==> flow/design.v <==
`timescale 1ns / 1ps
module Simple_Dual_BRAM #(
    parameter BRAM_DATA_WIDTH = 96,
    parameter BRAM_DEPTH = 256,
    parameter BRAM_ADDR_WIDTH = $clog2(BRAM_DEPTH)
)
(
    input clk,
    input we_a,
    input en_a,
    input [BRAM_ADDR_WIDTH - 1 : 0] addr_a,
    input [BRAM_DATA_WIDTH - 1 : 0] din_a,
    input en_b,
    input [BRAM_ADDR_WIDTH - 1 : 0] addr_b,
    output [BRAM_DATA_WIDTH - 1 : 0] dout_b
);
reg [BRAM_DATA_WIDTH - 1 : 0] dout_b_r;
assign dout_b = dout_b_r;
(* RAM_STYLE = "BLOCK" *) reg [BRAM_DATA_WIDTH - 1 : 0] ram [BRAM_DEPTH - 1 : 0];
always @(posedge clk) begin
    if (en_a)
        if (we_a)
            ram[addr_a] <= din_a;
    if (en_b)
        dout_b_r <= ram[addr_b];
end
endmodule
`timescale 1ns/1ps
module ddr_axi_read #(
    parameter DATA_WIDTH = 64,
    parameter ADDR_WIDTH = 29,
    parameter BURST_LEN_WIDTH = 8,
    parameter NUM_BURST_WIDTH = 8
)
(
    input ACLK,
    input ARESETN,
    input rd_start,
    input [BURST_LEN_WIDTH - 1 : 0] rd_burst_len, 
    input [ADDR_WIDTH - 1 : 0] rd_start_addr,
    input [NUM_BURST_WIDTH - 1 : 0] rd_num_burst,  
    output rd_ready,  
    output [DATA_WIDTH - 1 : 0] rd_fifo_data,
    output rd_fifo_we,
    output rd_done,  
    output [3 : 0] m_axi_arid,
    output [ADDR_WIDTH - 1 : 0] m_axi_araddr,
    output [BURST_LEN_WIDTH - 1 : 0] m_axi_arlen,
    output [2 : 0] m_axi_arsize,
    output [1 : 0] m_axi_arburst,
    output [0 : 0] m_axi_arlock,
    output [3 : 0] m_axi_arcache,
    output [2 : 0] m_axi_arprot,
    output [3 : 0] m_axi_arqos,
    output m_axi_arvalid,
    input m_axi_arready,
    output m_axi_rready,
    input m_axi_rlast,
    input m_axi_rvalid,
    input [1 : 0] m_axi_rresp,
    input [3 : 0] m_axi_rid,
    input [DATA_WIDTH - 1 : 0] m_axi_rdata
);
    localparam S_RD_IDLE = 3'd0;
    localparam S_RA_START = 3'd1;
    localparam S_RA_WAIT = 3'd2;
    localparam S_RD_PROC = 3'd3;
    localparam S_RD_DONE = 3'd4;
    reg [2 : 0] rd_state;
    reg [2 : 0] rd_state_d1;
    always @(posedge ACLK) begin
        rd_state_d1 <= rd_state;
    end
    reg [ADDR_WIDTH - 1 : 0] m_axi_araddr_reg;
    reg [BURST_LEN_WIDTH - 1 : 0] m_axi_arlen_reg;
    reg m_axi_arvalid_reg;
    assign m_axi_arid = 4'b1111;
    assign m_axi_arsize = 3'b011;  
    assign m_axi_arburst = 2'b01;  
    assign m_axi_arlock = 1'b0;  
    assign m_axi_arcache = 4'b0011;  
    assign m_axi_arprot = 3'b000;  
    assign m_axi_arqos = 4'b0000;  
    assign m_axi_rready = 1'b1;
    reg [NUM_BURST_WIDTH - 1 : 0] num_burst_counter;  
    reg [NUM_BURST_WIDTH - 1 : 0] num_burst_rd_counter;  
    always @(posedge ACLK or negedge ARESETN) begin
        if (~ARESETN) begin
            num_burst_counter <= 0;
        end else if (rd_state == S_RD_IDLE & rd_start) begin
            num_burst_counter <= rd_num_burst - 1;
        end else if (rd_state == S_RA_WAIT & (m_axi_arvalid & m_axi_arready)) begin
            num_burst_counter <= num_burst_counter - 1;
        end
    end
    always @(posedge ACLK or negedge ARESETN) begin
        if (~ARESETN) begin
            num_burst_rd_counter <= 0;
        end else if (rd_state == S_RD_IDLE & rd_start) begin
            num_burst_rd_counter <= rd_num_burst;
        end else if (rd_state != S_RD_IDLE & (m_axi_rlast & m_axi_rvalid & m_axi_rready)) begin
            num_burst_rd_counter <= num_burst_rd_counter - 1;
        end
    end
    always @(posedge ACLK or negedge ARESETN) begin
        if (!ARESETN) begin
            rd_state <= S_RD_IDLE;
            m_axi_araddr_reg <= 0;
            m_axi_arlen_reg <= 0;
            m_axi_arvalid_reg <= 0;
        end else begin
            case (rd_state)
                S_RD_IDLE: begin
                    if (rd_start) begin
                        rd_state <= S_RA_START;
                        m_axi_araddr_reg <= rd_start_addr;
                        m_axi_arlen_reg <= rd_burst_len - 1;
                    end
                end
                S_RA_START: begin
                    rd_state <= S_RA_WAIT;
                    m_axi_arvalid_reg <= 1;
                end
                S_RA_WAIT: begin
                    if (m_axi_arvalid & m_axi_arready) begin
                        if (num_burst_counter == 0) begin
                            rd_state <= S_RD_PROC;
                            m_axi_arvalid_reg <= 0;
                        end else if (num_burst_counter > 0) begin
                            rd_state <= S_RA_START;
                            m_axi_arvalid_reg <= 0;
                            m_axi_araddr_reg <= m_axi_araddr_reg + ((m_axi_arlen_reg + 1) << m_axi_arsize);
                        end
                    end
                end
                S_RD_PROC: begin
                    if (num_burst_rd_counter == 0) begin
                        rd_state <= S_RD_DONE;
                    end
                end
                S_RD_DONE: begin
                    rd_state <= S_RD_IDLE;
                end
            endcase
        end
    end
    assign rd_ready = (rd_state == S_RD_IDLE);
    assign m_axi_arvalid = m_axi_arvalid_reg;
    assign m_axi_araddr = m_axi_araddr_reg;
    assign m_axi_arlen = m_axi_arlen_reg;
    assign rd_done = (rd_state == S_RD_DONE);
    assign rd_fifo_we = m_axi_rvalid & m_axi_rready;
    assign rd_fifo_data = m_axi_rdata;
endmodule
`timescale 1ns / 1ps
module pp_buffer_wrapper #(
    parameter BRAM0_DEPTH = 32,
    parameter BRAM0_DW = 64,
    parameter BRAM1_DEPTH = 32,
    parameter BRAM1_DW = 64,
    parameter BURST_LEN_WIDTH = 8,
    parameter NUM_BURST_WIDTH = 8,
    parameter DDR_ADDR_WIDTH = 29,
    parameter DDR_DW = 64,
    parameter BRAM0_ADDR_WIDTH = $clog2(BRAM0_DEPTH),
    parameter BRAM1_ADDR_WIDTH = $clog2(BRAM1_DEPTH)
)
(
    input clk,
    input rst_n,
    input rd_start,
    input [BURST_LEN_WIDTH - 1 : 0] rd_burst_len,
    input [NUM_BURST_WIDTH - 1 : 0] rd_num_burst,
    input [DDR_ADDR_WIDTH - 1 : 0] rd_start_addr,    
    output rd_ready,
    output rd_done,
    input [BRAM0_ADDR_WIDTH - 1 : 0] rd_start_bram_addr,
    input bram0_r_en,
    input bram1_r_en,
    output [BRAM0_DW - 1 : 0] bram0_rdata,
    output [BRAM1_DW - 1 : 0] bram1_rdata,
    input [BRAM0_ADDR_WIDTH - 1 : 0] bram0_r_addr,
    input [BRAM1_ADDR_WIDTH - 1 : 0] bram1_r_addr,
    output [3: 0] m_axi_arid,
    output [DDR_ADDR_WIDTH - 1 : 0] m_axi_araddr,
    output [BURST_LEN_WIDTH - 1 : 0] m_axi_arlen,
    output [2 : 0] m_axi_arsize,
    output [1 : 0] m_axi_arburst,
    output         m_axi_arlock,
    output [3 : 0] m_axi_arcache,
    output [2 : 0] m_axi_arprot,
    output [3 : 0] m_axi_arqos,
    output         m_axi_arvalid,
    input          m_axi_arready,
    output m_axi_rready,
    input m_axi_rlast,
    input m_axi_rvalid,
    input [1 : 0] m_axi_rresp,
    input [3 : 0] m_axi_rid,
    input [DDR_DW - 1 : 0] m_axi_rdata
);
reg [1 : 0] d2b_active_bram;  
reg [BRAM0_ADDR_WIDTH - 1 : 0] d2b_bram_addr;
wire [BRAM0_ADDR_WIDTH - 1 : 0] bram0_w_addr;
wire [BRAM1_ADDR_WIDTH - 1 : 0] bram1_w_addr;
wire [BRAM0_DW - 1 : 0] bram0_wdata;
wire [BRAM1_DW - 1 : 0] bram1_wdata;
wire [BRAM0_DW - 1 : 0] rd_fifo_data;
wire rd_fifo_we;
wire bram0_w_en, bram1_w_en;
wire bram0_we, bram1_we;
always @(posedge clk or negedge rst_n) begin
    if (~rst_n) begin
        d2b_active_bram <= 2'b01;  
    end else if (rd_done) begin
        d2b_active_bram <= ~d2b_active_bram;  
    end
end
always @(posedge clk or negedge rst_n) begin
    if (~rst_n) begin
        d2b_bram_addr <= 0;
    end else if (rd_start & rd_ready) begin
        d2b_bram_addr <= rd_start_bram_addr;
    end else if (rd_fifo_we) begin
        d2b_bram_addr <= d2b_bram_addr + 1;
    end
end
assign bram0_w_en = 1;
assign bram1_w_en = 1;
assign bram0_wdata = (d2b_active_bram[0])? rd_fifo_data : 0;
assign bram1_wdata = (d2b_active_bram[1])? rd_fifo_data : 0;
assign bram0_we = (d2b_active_bram[0])? rd_fifo_we : 0;
assign bram1_we = (d2b_active_bram[1])? rd_fifo_we : 0;
assign bram0_w_addr = (d2b_active_bram[0])? d2b_bram_addr : 0;
assign bram1_w_addr = (d2b_active_bram[1])? d2b_bram_addr : 0;
ddr_axi_read #(
    .DATA_WIDTH(DDR_DW), 
    .ADDR_WIDTH(DDR_ADDR_WIDTH), 
    .BURST_LEN_WIDTH(BURST_LEN_WIDTH), 
    .NUM_BURST_WIDTH(NUM_BURST_WIDTH) 
)
inst_ddr_axi_read
(
    .ACLK(clk), 
    .ARESETN(rst_n), 
    .rd_start(rd_start), 
    .rd_burst_len(rd_burst_len), 
    .rd_start_addr(rd_start_addr), 
    .rd_num_burst(rd_num_burst), 
    .rd_ready(rd_ready), 
    .rd_fifo_data(rd_fifo_data), 
    .rd_fifo_we(rd_fifo_we), 
    .rd_done(rd_done), 
    .m_axi_arid(m_axi_arid), 
    .m_axi_araddr(m_axi_araddr), 
    .m_axi_arlen(m_axi_arlen), 
    .m_axi_arsize(m_axi_arsize), 
    .m_axi_arburst(m_axi_arburst), 
    .m_axi_arlock(m_axi_arlock), 
    .m_axi_arcache(m_axi_arcache), 
    .m_axi_arprot(m_axi_arprot), 
    .m_axi_arqos(m_axi_arqos), 
    .m_axi_arvalid(m_axi_arvalid), 
    .m_axi_arready(m_axi_arready), 
    .m_axi_rready(m_axi_rready), 
    .m_axi_rlast(m_axi_rlast), 
    .m_axi_rvalid(m_axi_rvalid), 
    .m_axi_rresp(m_axi_rresp), 
    .m_axi_rid(m_axi_rid), 
    .m_axi_rdata(m_axi_rdata) 
);
Simple_Dual_BRAM #(
    .BRAM_DATA_WIDTH(BRAM0_DW),
    .BRAM_DEPTH(BRAM0_DEPTH),
    .BRAM_ADDR_WIDTH(BRAM0_ADDR_WIDTH)
)
inst0_Simple_Dual_BRAM
(
    .clk(clk),
    .we_a(bram0_we),
    .en_a(bram0_w_en),
    .addr_a(bram0_w_addr),
    .din_a(bram0_wdata),
    .en_b(bram0_r_en),
    .addr_b(bram0_r_addr),
    .dout_b(bram0_rdata)
);
Simple_Dual_BRAM #(
    .BRAM_DATA_WIDTH(BRAM1_DW),
    .BRAM_DEPTH(BRAM1_DEPTH),
    .BRAM_ADDR_WIDTH(BRAM1_ADDR_WIDTH)
)
inst1_Simple_Dual_BRAM
(
    .clk(clk),
    .we_a(bram1_we),
    .en_a(bram1_w_en),
    .addr_a(bram1_w_addr),
    .din_a(bram1_wdata),
    .en_b(bram1_r_en),
    .addr_b(bram1_r_addr),
    .dout_b(bram1_rdata)
);
endmodule
Step by step through the tools: pp_buffer_wrapper
The steps from the RTL of pp_buffer_wrapper to its reports follow in flow order.
Line numbers count from 1 in the design file above.
Library cell names are shortened.
{ "setup": {"top_module": "pp_buffer_wrapper", "clock_port": "clk", "library": "sky130hd", "lib_corner": "tt_025C_1v80"} }

Word level
Source: Yosys, flattened and elaborated, memories not mapped. Widths are those after wreduce. Registers that Yosys merges into a memory's read port (data or address) are not register bits. Print and check cells do not count. Equal cells are merged and count once.
Yosys's memory passes give these memory sizes; they may raise the number of words (mostly to a power of two), join words into wider ones and drop unused or constant bits.
{ "classes": {"bitwise": 6, "muxes": 33, "addsub": 7, "n_eq": 10, "reduce_logical": 14, "compare": 1} }
{ "op_table": {"columns": ["cell", "count"], "rows": [
  ["2-to-1 mux 64 bit", 4],
  ["2-to-1 mux 29 bit", 4],
  ["parallel mux 29 bit (select 2 bit)", 1],
  ["subtractor 8 x 1 -> 8 bit (second input constant)", 4],
  ["2-to-1 mux 8 bit", 4],
  ["2-to-1 mux 5 bit", 6],
  ["adder 29 bit", 1],
  ["zero test 8 bit", 2],
  ["parallel mux 3 bit (select 5 bit)", 1],
  ["2-to-1 mux 3 bit", 5],
  ["nonzero test 2 bit", 5],
  ["AND reduction 5 bit", 2],
  ["adder 8 x 1 -> 9 bit (second input constant)", 1],
  ["!= test 2 bit (second input constant)", 4],
  ["> comparator 8 x 1 -> 1 bit (second input constant)", 1],
  ["2-to-1 mux 1 bit", 7],
  ["== test 3 x 2 -> 1 bit (second input constant)", 2],
  ["bitwise AND 1 bit", 5],
  ["adder 5 x 1 -> 5 bit (second input constant)", 1],
  ["nonzero test 5 bit", 1],
  ["== test 3 x 1 -> 1 bit (second input constant)", 1],
  ["== test 3 bit (second input constant)", 1],
  ["!= test 3 bit (second input constant)", 1],
  ["zero test 3 bit", 1],
  ["AND reduction 3 bit", 1],
  ["nonzero test 3 bit", 1],
  ["!= test 2 x 1 -> 1 bit (second input constant)", 1],
  ["NOT 2 bit", 1]
]} }
Other operator kinds: 2; their cells: 2.
{ "bits": {"mem_bits_rw": 4096, "ff_bits": 64, "clocked_rd_ports_x_width": 128, "n_memories": 2, "inputBits": 138} }
{ "memory_table": {"columns": ["memory", "size", "width", "rd", "write_ports", "line", "text"], "rows": [
  ["inst0_Simple_Dual_BRAM.ram", 32, 64, 1, 1, 19, "(* RAM_STYLE = \"BLOCK\" *) reg [BRAM_DATA_WIDTH - 1 : 0] ram [BRAM_DEPTH - 1 : 0];"],
  ["inst1_Simple_Dual_BRAM.ram", 32, 64, 1, 1, 19, null]
]} }

Longest topological paths
Yosys ltp: most cells in a row. Word level: on the elaborated netlist, between registers, memories and ports. Mapped: between sequential cells and ports; inverters and the memories' decode and read muxes count.
{ "depth": {"ltp_word": 6, "ABC_AREA": 0, "ltp_mapped": 12} }

After synthesis
Source: synth_stat.txt of the flow (Yosys; design flattened, memories mapped). It holds for the ABC_AREA given above (unset counts as 0); a run with the other value may have another netlist.
{ "synth_totals": {"mapped_cells": 7116, "ff_cells": 4288, "area_um2": 164288.8, "seq_area_um2": 128444.4} }
{ "by_type": {"columns": ["type", "count"], "rows": [
  ["edfxtp_1", 4224],
  ["mux4_2", 1024],
  ["mux2i_1", 515],
  ["dfrtp_1", 63],
  ["a22o_1", 130],
  ["a221oi_1", 128],
  ["and2_1", 133],
  ["clkbuf_1", 193],
  ["buf_2", 125],
  ["nor2_1", 100],
  ["nand2_1", 83],
  ["buf_1", 64],
  ["ha_1", 15],
  ["o21ai_0", 35],
  ["buf_4", 23],
  ["xor2_1", 18],
  ["nand3_1", 28],
  ["a21oi_1", 27]
]} }
Not listed: further types 45, cells in them 188.
By module: a second synthesis without flattening, with its own total; a netlist apart from the flattened one above.
{ "hier_totals": {"hier_cells": 6956, "hier_area_um2": 164874.4} }
Each row is one instance without its submodules.
{ "by_module": {"columns": ["module", "seq_area_um2", "n_cells", "area_um2", "n_inst"], "rows": [
  ["Simple_Dual_BRAM", 63420.8, 3111, 79587.6, 2],
  ["ddr_axi_read", 1426.4, 547, 4434.3, 1],
  ["pp_buffer_wrapper", 176.4, 187, 1265.0, 1]
]} }

Path before layout
Source: OpenSTA report_checks on the synthesized netlist (no wires, ideal clock, input and output delay 20% of the period each), path of least setup slack; recovery checks are left aside. Register names are those of the netlist, which keeps one name where synthesis merged equal registers.
{ "synth_path": {"path_type": "input -> register", "from": "in m_axi_rvalid", "to": "mem inst0_Simple_Dual_BRAM.ram[15][0]", "t_arrival_ps": 4137, "required_time_ps": 3513, "path_delay_ps": 3824, "n_path_buf": 1, "stages": 3, "tclk_ps": 4000, "input_delay_ps": 800, "path_slack_ps": -624, "synth_period_reached_ps": 4624} }
"path_delay_ps" is the arrival time less input delay plus setup time.
"stages" counts driving pins, that of a launching flip-flop among them; a cell with two outputs on the path counts twice.
"synth_period_reached_ps" is the clock period less the worst setup slack; recovery checks do not enter. This is arithmetic on one report: input and output delays are still those of the set period (20% each).
Between the ends stands the longest chain of elaborated cells between them, by number of cells; it is not shown to be the way that was timed. Of several equally long chains one is given.
Each line given opens the expression or statement behind the cell; cells for indexed reads and writes are added by Yosys, which also makes memories of some case tables.
Only ways into the end's enable, where the timed path ends, are counted here.
{ "synth_via": {"cell_sequence": "buf_1 -> nand4_1 -> nor2_1", "elab_chain_len": 2, "cone_cells": 3, "cone_classes": "3 x mux"} }
{ "synth_rtl": {"columns": ["element", "line", "text"], "rows": [
  ["start, declared", 197, "input m_axi_rvalid,"],
  ["2-to-1 mux 1 bit", 232, "assign bram0_we = (d2b_active_bram[0])? rd_fifo_we : 0;"],
  ["2-to-1 mux 5 bit", 22, "if (we_a)"],
  ["end, declared", 19, "(* RAM_STYLE = \"BLOCK\" *) reg [BRAM_DATA_WIDTH - 1 : 0] ram [BRAM_DEPTH - 1 : 0];"]
]} }

Timing after layout
Path of least setup slack in the final report of stored run 1 (OpenROAD, finished layout, wires in). Where an end is a register, its clock arrival counts in the times.
The report prints the path's times to 10 ps; the period is as set.
{ "layout_path": {"path_type": "register -> output", "from": "reg inst_ddr_axi_read.rd_state[1]", "to": "out rd_done", "n_path_buf": 1, "tclk_ps": 3360, "required_time_ps": 2690, "stages": 4, "t_arrival_ps": 2530, "path_slack_ps": 160} }
Between the ends stands the longest chain of elaborated cells between them, by number of cells; it is not shown to be the way that was timed. Of several equally long chains one is given.
A register here has more assigning lines than the two given.
{ "layout_via": {"cell_sequence": "dfrtp_1 -> inv_1 -> and3_2 -> clkdlybuf4s50_1", "elab_chain_len": 1, "cone_cells": 1, "cone_classes": "1 x eq/ne"} }
{ "layout_rtl": {"columns": ["element", "line", "text"], "rows": [
  ["start, declared", 69, "reg [2 : 0] rd_state;"],
  ["start, assigned", 107, "rd_state <= S_RD_IDLE;"],
  ["start, assigned", 115, "rd_state <= S_RA_START;"],
  ["== test 3 bit", 151, "assign rd_done = (rd_state == S_RD_DONE);"],
  ["end, declared", 176, "output rd_done,"]
]} }

Flow measurements of pp_buffer_wrapper on sky130hd: 4 stored runs with different settings, listed in no order. Input and output delays are each 20% of the period that was set; the output load is 0.01 pF.
"achieved_period_ps": clock period set for the run, less the worst setup slack. It is reckoned from that one timing run; input and output delays stay at 20% of the period that was set.
By "worst_path_time_ps" is meant the share of the clock period that the worst setup path is allowed (20% is reserved at inputs, 20% at outputs), minus its slack. Clock arrival times at its registers enter into it.
"power_total_mw" rests on the timing tool's default activity at the inputs, not on a simulated workload.
"worst_path_time_ps" is known to 10 ps.

Stored run 1
==> flow/run.sh <==
#!/bin/bash
# the make line also repeats the synthesis and layout settings of config.mk as NAME=value (left out here)
make -C /OpenROAD-flow-scripts/flow DESIGN_CONFIG=/design/flow/config.mk WORK_HOME=/design/flow/orfs CLKGATE_MAP_FILE= finish
==> flow/config.mk <==
export PLATFORM = sky130hd
export DESIGN_NAME = pp_buffer_wrapper
export DESIGN_NICKNAME = pp_buffer_wrapper
export VERILOG_FILES = /design/flow/design.v
export SDC_FILE = /design/flow/constraint.sdc
export NUM_CORES = 4
export LEC_CHECK = 0
export CAP_MARGIN = 20
export CORE_MARGIN = 2
export CORE_UTILIZATION = 40
export PLACE_DENSITY = 0.6
export SLEW_MARGIN = 20
==> flow/constraint.sdc <==
create_clock -name core_clock -period 3.36 [get_ports {clk}]
set_input_delay 0.6720 -clock core_clock [delete_from_list [all_inputs] [get_ports {clk}]]
set_output_delay 0.6720 -clock core_clock [all_outputs]
set_load 0.01 [all_outputs]

==> results of stored run 1, as JSON <==
{
  "post_synth_area_um2": 164288.8,
  "die_area_um2": 415864.0,
  "post_route_stdcell_area_um2": 194011.0,
  "finish.utilization_pct": 47.4,
  "setup_worst_slack_ps": 155,
  "final_setup_tns_ps": 0,
  "final_hold_ws_ps": 242,
  "power_total_mw": 130.671,
  "achieved_period_ps": 3205,
  "worst_path_time_ps": 2530,
  "path_kind": "register -> output"
}

Stored run 2
==> flow/run.sh <==
#!/bin/bash
# the make line also repeats the synthesis and layout settings of config.mk as NAME=value (left out here)
make -C /OpenROAD-flow-scripts/flow DESIGN_CONFIG=/design/flow/config.mk WORK_HOME=/design/flow/orfs CLKGATE_MAP_FILE= finish
==> flow/config.mk <==
export PLATFORM = sky130hd
export DESIGN_NAME = pp_buffer_wrapper
export DESIGN_NICKNAME = pp_buffer_wrapper
export VERILOG_FILES = /design/flow/design.v
export SDC_FILE = /design/flow/constraint.sdc
export NUM_CORES = 4
export LEC_CHECK = 0
export ABC_AREA = 1
export CAP_MARGIN = 20
export CELL_PAD_IN_SITES_GLOBAL_PLACEMENT = 1
export CORE_ASPECT_RATIO = 0.67
export CORE_MARGIN = 2
export CORE_UTILIZATION = 20
export SLEW_MARGIN = 20
==> flow/constraint.sdc <==
create_clock -name core_clock -period 4.0 [get_ports {clk}]
set_input_delay 0.8000 -clock core_clock [delete_from_list [all_inputs] [get_ports {clk}]]
set_output_delay 0.8000 -clock core_clock [all_outputs]
set_load 0.01 [all_outputs]

==> results of stored run 2, as JSON <==
{
  "post_synth_area_um2": 169827.9,
  "die_area_um2": 856674.0,
  "post_route_stdcell_area_um2": 203025.0,
  "finish.utilization_pct": 23.9,
  "setup_worst_slack_ps": 570,
  "final_setup_tns_ps": 0,
  "final_hold_ws_ps": 228,
  "power_total_mw": 93.754,
  "achieved_period_ps": 3430,
  "worst_path_time_ps": 2630,
  "path_kind": "register -> output"
}

Stored run 3
==> flow/run.sh <==
#!/bin/bash
# the make line also repeats the synthesis and layout settings of config.mk as NAME=value (left out here)
make -C /OpenROAD-flow-scripts/flow DESIGN_CONFIG=/design/flow/config.mk WORK_HOME=/design/flow/orfs CLKGATE_MAP_FILE= finish
==> flow/config.mk <==
export PLATFORM = sky130hd
export DESIGN_NAME = pp_buffer_wrapper
export DESIGN_NICKNAME = pp_buffer_wrapper
export VERILOG_FILES = /design/flow/design.v
export SDC_FILE = /design/flow/constraint.sdc
export NUM_CORES = 4
export LEC_CHECK = 0
export CAP_MARGIN = 20
export CORE_MARGIN = 8
export CORE_UTILIZATION = 40
export MAX_ROUTING_LAYER = met4
export PLACE_DENSITY = 0.6
export SLEW_MARGIN = 10
==> flow/constraint.sdc <==
create_clock -name core_clock -period 4.0 [get_ports {clk}]
set_input_delay 0.8000 -clock core_clock [delete_from_list [all_inputs] [get_ports {clk}]]
set_output_delay 0.8000 -clock core_clock [all_outputs]
set_load 0.01 [all_outputs]

==> results of stored run 3, as JSON <==
{
  "post_synth_area_um2": 164288.8,
  "die_area_um2": 431485.0,
  "post_route_stdcell_area_um2": 192191.0,
  "finish.utilization_pct": 47.0,
  "setup_worst_slack_ps": 654,
  "final_setup_tns_ps": 0,
  "final_hold_ws_ps": 392,
  "power_total_mw": 108.361,
  "achieved_period_ps": 3346,
  "worst_path_time_ps": 2550,
  "path_kind": "register -> output"
}

Stored run 4
==> flow/run.sh <==
#!/bin/bash
# the make line also repeats the synthesis and layout settings of config.mk as NAME=value (left out here)
make -C /OpenROAD-flow-scripts/flow DESIGN_CONFIG=/design/flow/config.mk WORK_HOME=/design/flow/orfs CLKGATE_MAP_FILE= finish
==> flow/config.mk <==
export PLATFORM = sky130hd
export DESIGN_NAME = pp_buffer_wrapper
export DESIGN_NICKNAME = pp_buffer_wrapper
export VERILOG_FILES = /design/flow/design.v
export SDC_FILE = /design/flow/constraint.sdc
export NUM_CORES = 4
export LEC_CHECK = 0
export CAP_MARGIN = 20
export CORE_ASPECT_RATIO = 0.94
export CORE_MARGIN = 2
export CORE_UTILIZATION = 20
export SLEW_MARGIN = 20
==> flow/constraint.sdc <==
create_clock -name core_clock -period 4.0 [get_ports {clk}]
set_input_delay 0.8000 -clock core_clock [delete_from_list [all_inputs] [get_ports {clk}]]
set_output_delay 0.8000 -clock core_clock [all_outputs]
set_load 0.01 [all_outputs]

==> results of stored run 4, as JSON <==
{
  "post_synth_area_um2": 164288.8,
  "die_area_um2": 828715.0,
  "post_route_stdcell_area_um2": 198487.0,
  "finish.utilization_pct": 24.3,
  "setup_worst_slack_ps": 501,
  "final_setup_tns_ps": 0,
  "final_hold_ws_ps": 232,
  "power_total_mw": 107.490,
  "achieved_period_ps": 3499,
  "worst_path_time_ps": 2700,
  "path_kind": "register -> output"
}
